==> flow/design.v <==
module CORDIC_tanInv_sqrt(
    output [15:0] X0,   
    output [15:0] Y0,   
    output [15:0] Z0,   
    input  [15:0] Xin,
    input  [15:0] Yin,
    input  [15:0] Zin,   
    input  clk
);
    wire signed [15:0] x_reg [15:0];
    wire signed [15:0] y_reg [15:0];
    wire signed [15:0] z_reg [15:0];
    wire [15:0] x_reg_sh [15:0];
    wire [15:0] y_reg_sh [15:0];
    wire [15:0] sum_x [15:0];
    wire [15:0] sum_y [15:0];
    wire [15:0] sum_z [15:0];
    wire [15:0] y_co;
    wire [15:0] alpha[15:0];
    assign alpha[0]  = 16'h1921;
    assign alpha[1]  = 16'h0ed6;
    assign alpha[2]  = 16'h07d6;
    assign alpha[3]  = 16'h03fa;
    assign alpha[4]  = 16'h01ff;
    assign alpha[5]  = 16'h00ff;
    assign alpha[6]  = 16'h007f;
    assign alpha[7]  = 16'h003f;
    assign alpha[8]  = 16'h001f;
    assign alpha[9]  = 16'h000f;
    assign alpha[10] = 16'h0007;
    assign alpha[11] = 16'h0003;
    assign alpha[12] = 16'h0001;
    assign alpha[13] = 16'h0001;
    assign alpha[14] = 16'h0001;
    assign alpha[15] = 16'h0000;
    Register rx0(x_reg[0], Xin, clk);
    Register ry0(y_reg[0], Yin, clk);
    Register rz0(z_reg[0], Zin, clk);
    assign x_reg_sh[0] = x_reg[0] >>> 0;
    assign y_reg_sh[0] = y_reg[0] >>> 0;
    not n0(y_co[0], y_reg[0][15]);   
    adder_sub ax0(sum_x[0], , x_reg[0], y_reg_sh[0], y_reg[0][15]);
    adder_sub ay0(sum_y[0], , y_reg[0], x_reg_sh[0], y_co[0]);
    adder_sub az0(sum_z[0], , z_reg[0], alpha[0], y_reg[0][15]);
    genvar i;
    generate
        for (i=1; i<16; i=i+1) begin : vectoring_stages
            Register rx(x_reg[i], sum_x[i-1], clk);
            Register ry(y_reg[i], sum_y[i-1], clk);
            Register rz(z_reg[i], sum_z[i-1], clk);
            assign x_reg_sh[i] = x_reg[i] >>> i;
            assign y_reg_sh[i] = y_reg[i] >>> i;
            not yn(y_co[i], y_reg[i][15]);
            adder_sub ax(sum_x[i], , x_reg[i], y_reg_sh[i], y_reg[i][15]);
            adder_sub ay(sum_y[i], , y_reg[i], x_reg_sh[i], y_co[i]);
            adder_sub az(sum_z[i], , z_reg[i], alpha[i], y_reg[i][15]);
        end
    endgenerate
    Register rx16(X0, sum_x[15], clk);
    Register ry16(Y0, sum_y[15], clk);
    Register rz16(Z0, sum_z[15], clk);
endmodule
module adder_sub(
    output signed [15:0] sum,
    output               carry,     
    input  signed [15:0] in1,
    input  signed [15:0] in2,
    input                cin        
);
    assign carry = 0;   
    assign sum = cin ? (in1 - in2) : (in1 + in2);
endmodule
module Register(
    output reg [15:0] q,
    input      [15:0] d,
    input             clk
);
    always @(posedge clk) begin
        q <= d;
    end
endmodule
Tool chain data of CORDIC_tanInv_sqrt
The steps from the RTL of CORDIC_tanInv_sqrt to its reports follow in flow order.
Lines are those of the file above, counted from 1.
Library cell names are shortened.
The mark - stands for no value.

set-up
  design top = CORDIC_tanInv_sqrt
  clock input = clk
  library = sky130hd
  corner = tt_025C_1v80

Elaborated design
Counts by Yosys on the flattened word-level netlist (proc, flatten, opt, wreduce). Print and check cells are left out. Cells with the same type and inputs are merged into one.

cells by class
  $add $sub $neg = 93
  mux-type cells = 47

operator list
  operator                                                               count
  16-bit 2-to-1 mux                                                      47
  16-bit by 2-bit adder with 16-bit output (second input constant)       3
  16-bit by 2-bit subtractor with 16-bit output (second input constant)  3
  16-bit by 1-bit adder with 16-bit output                               2
  16-bit by 1-bit subtractor with 16-bit output                          2
  16-bit by 10-bit adder with 16-bit output                              2
  16-bit by 10-bit subtractor with 16-bit output                         2
  16-bit by 11-bit adder with 16-bit output                              2
  16-bit by 11-bit subtractor with 16-bit output                         2
  16-bit by 12-bit adder with 16-bit output                              2
  16-bit by 12-bit subtractor with 16-bit output                         2
  16-bit by 13-bit adder with 16-bit output                              2
  16-bit by 13-bit subtractor with 16-bit output                         2
  16-bit by 14-bit adder with 16-bit output                              2
  16-bit by 14-bit subtractor with 16-bit output                         2
  16-bit by 15-bit adder with 16-bit output                              2
  16-bit by 15-bit subtractor with 16-bit output                         2
  16-bit subtractor                                                      2
  16-bit by 2-bit adder with 16-bit output                               2
  16-bit by 2-bit subtractor with 16-bit output                          2
  16-bit by 3-bit adder with 16-bit output                               2
  16-bit by 3-bit subtractor with 16-bit output                          2
  16-bit by 4-bit adder with 16-bit output                               2
  16-bit by 4-bit subtractor with 16-bit output                          2
  16-bit by 5-bit adder with 16-bit output                               2
  16-bit by 5-bit subtractor with 16-bit output                          2
  16-bit by 6-bit adder with 16-bit output                               2
  16-bit by 6-bit subtractor with 16-bit output                          2

Not listed: further kinds 31, cells in them 37.

bit counts
  register bits after elaboration = 816
  output and inout port bits = 48
  cells after elaboration = 191

Depth
Depth = most cells in a row (Yosys ltp): at word level without a register or memory, in the mapped netlist without a sequential cell, where the memories' decode and read muxes count.

logic depth
  depth in word-level cells = 2
  ABC_AREA = 0
  mapped depth = 16

Synthesis result
The flow's flattened synthesis, as Yosys stat reports it; memories are mapped. The netlist is that of the ABC_AREA named above (0 if unset); the other value can give another one.

cell types
  cell      count  area in all (um^2)
  dfxtp_1   815    1.63E+04
  ha_1      775    9696.8
  xnor2_1   527    4.62E+03
  a21oi_1   589    2.95E+03
  xor2_1    246    2.15E+03
  a21o_1    226    1.7E+03
  nor2_1    437    1.64E+03
  o21ai_0   301    1.51E+03
  inv_1     330    1.24E+03
  nand2_1   271    1.02E+03
  fa_1      48     960.922
  o21a_1    121    908.371
  nand2b_1  102    638.112
  nor3_1    108    540.518
  nor2b_1   75     469.2
  o21bai_1  59     442.925
  nand3_1   78     390.374
  a31oi_1   57     356.592

Other cell types: 62; their cells: 631.

synthesis totals
  standard cells after synthesis = 5796
  synthesis area = 0.0522238 mm^2
  sequential part of the area = 0.0163156 mm^2
  flip-flop cells = 815
  buffers = 66

By module: a second synthesis without flattening, with its own total; a netlist apart from the flattened one above.

second synthesis, totals
  cell total of the unflattened synthesis = 7458
  area (unflattened synthesis) = 0.0644493 mm^2

Rows give one instance, submodules left out.

modules
  module              instances  cells  area (mm^2)
  adder_sub           48         138    0.001001
  Register            51         16     0.0003203
  CORDIC_tanInv_sqrt  1          18     0.0000676

Timing after synthesis
Source: OpenSTA report_checks on the synthesized netlist (no wires, ideal clock, input and output delay 20% of the period each), path of least setup slack; recovery checks are left aside. Register names are those of the netlist, which keeps one name where synthesis merged equal registers.

timing post-synthesis
  path kind = register to register
  start point = register vectoring_stages[14].ry.q[15]
  end point = register vectoring_stages[15].ry.q[12]
  period = 7.0 ns
  library setup time = 0.072 ns
  launch time at the first pin = 0.000 ns
  arrival time = 3.515 ns
  data required time = 6.928 ns
  setup slack = 3.413 ns
  path delay = 3.587 ns
  stages = 12
  buffers on the path = 0
  period reached after synthesis = 3.587 ns

"path delay" = arrival - input delay + setup time.
"stages" counts driving pins, that of a launching flip-flop among them; a cell with two outputs on the path counts twice.
"period reached after synthesis" = period - worst setup slack (recovery checks aside). The figure is calculated, with input and output delays left at 20% of the set period.
Between the ends stands the longest chain of elaborated cells between them, by number of cells; it is not shown to be the way that was timed. Of several equally long chains one is given.
Each line given opens the expression or statement behind the cell; cells for indexed reads and writes are added by Yosys, which also makes memories of some case tables.

on the way, post-synthesis
  cells stage by stage = dfxtp_1 inv_1 o21ai_0 ha_1 a21o_1 a21oi_1 o21bai_1 o311ai_0 a21boi_0 o21a_1 nor2_1 xnor2_1
  cells in the longest elaborated chain = 1

ends and longest elaborated chain, post-synthesis
  item                RTL line  source
  start: declaration  74        output reg [15:0] q,
  start: assignment   79        q <= d;
  16-bit 2-to-1 mux   71        assign sum = cin ? (in1 - in2) : (in1 + in2);
  end: assignment     79
  end: declaration    74

Path in the finished layout
From the final timing report of job 3: the path of least setup slack in the routed layout; clock arrival at registers is part of the times.

timing post-layout
  path kind = register to register
  start point = register vectoring_stages[6].rx.q[8]
  end point = register vectoring_stages[7].ry.q[15]
  period = 3.94 ns
  library setup time = 0.09 ns
  launch time at the first pin = 0.64 ns
  arrival time = 4.21 ns
  data required time = 4.48 ns
  setup slack = 0.28 ns
  stages = 14
  buffers on the path = 0

Between the ends stands the longest chain of elaborated cells between them, by number of cells; it is not shown to be the way that was timed. Of several equally long chains one is given.

on the way, post-layout
  cells stage by stage = dfxtp_1 nor2_1 nor4b_1 nor2_1 xor2_1 ha_1 a2111oi_0 o211ai_1 a41oi_1 o21ai_0 nand4_1 nand2_1 a21oi_1 xnor2_1
  cells in the longest elaborated chain = 2

ends and longest elaborated chain, post-layout
  item                                            RTL line  source
  start: declaration                              74        output reg [15:0] q,
  start: assignment                               79        q <= d;
  16-bit by 10-bit subtractor with 16-bit output  71        assign sum = cin ? (in1 - in2) : (in1 + in2);
  16-bit 2-to-1 mux                               71
  end: assignment                                 79
  end: declaration                                74

Hand-over note for CORDIC_tanInv_sqrt

Measured data: module CORDIC_tanInv_sqrt, platform sky130hd, 3 stored runs of the flow under differing settings, order arbitrary. Input and output delays are each 20% of the period that was set; the output load is 0.01 pF.
Among the settings, - means not set for that run.
A result given as - is not shown for that run.

item                                           job 1  job 2  job 3
CELL_PAD_IN_SITES_DETAIL_PLACEMENT             2      1      -
CELL_PAD_IN_SITES_GLOBAL_PLACEMENT             0      -      -
CORE_ASPECT_RATIO                              1.9    1.38   0.69
CORE_UTILIZATION                               51     52     71
GPL_ROUTABILITY_DRIVEN                         1      1      0
GPL_TIMING_DRIVEN                              0      -      -
HOLD_SLACK_MARGIN                              -0.06  -      -
MIN_ROUTING_LAYER                              met1   met2   -
PLACE_DENSITY                                  0.39   -      -
SETUP_SLACK_MARGIN                             -0.1   -      -
period_ns                                      3.69   2.3    3.94
CAP_MARGIN                                     20     20     20
CORE_MARGIN                                    2      2      4
SLEW_MARGIN                                    20     20     0
PLACE_DENSITY_LB_ADDON                         -      0.08   -
TNS_END_PERCENT                                -      45     60
CTS_CLUSTER_SIZE                               -      -      34
MAX_ROUTING_LAYER                              -      -      met5
standard-cell area of the final layout (mm^2)  -      -      0.0572374
final design utilization (%)                   -      -      78.7
Yosys chip area after synthesis (mm^2)         -      -      0.0522238
worst hold slack after layout (ns)             -      -      0.325
die footprint (mm^2)                           -      -      0.0780338
worst slack on setup checks (ns)               -      -      0.276

Job 1: no final report: clock tree synthesis broke off with DPL-0033
Job 2: no final report: clock tree synthesis broke off with DPL-0033

End of note.
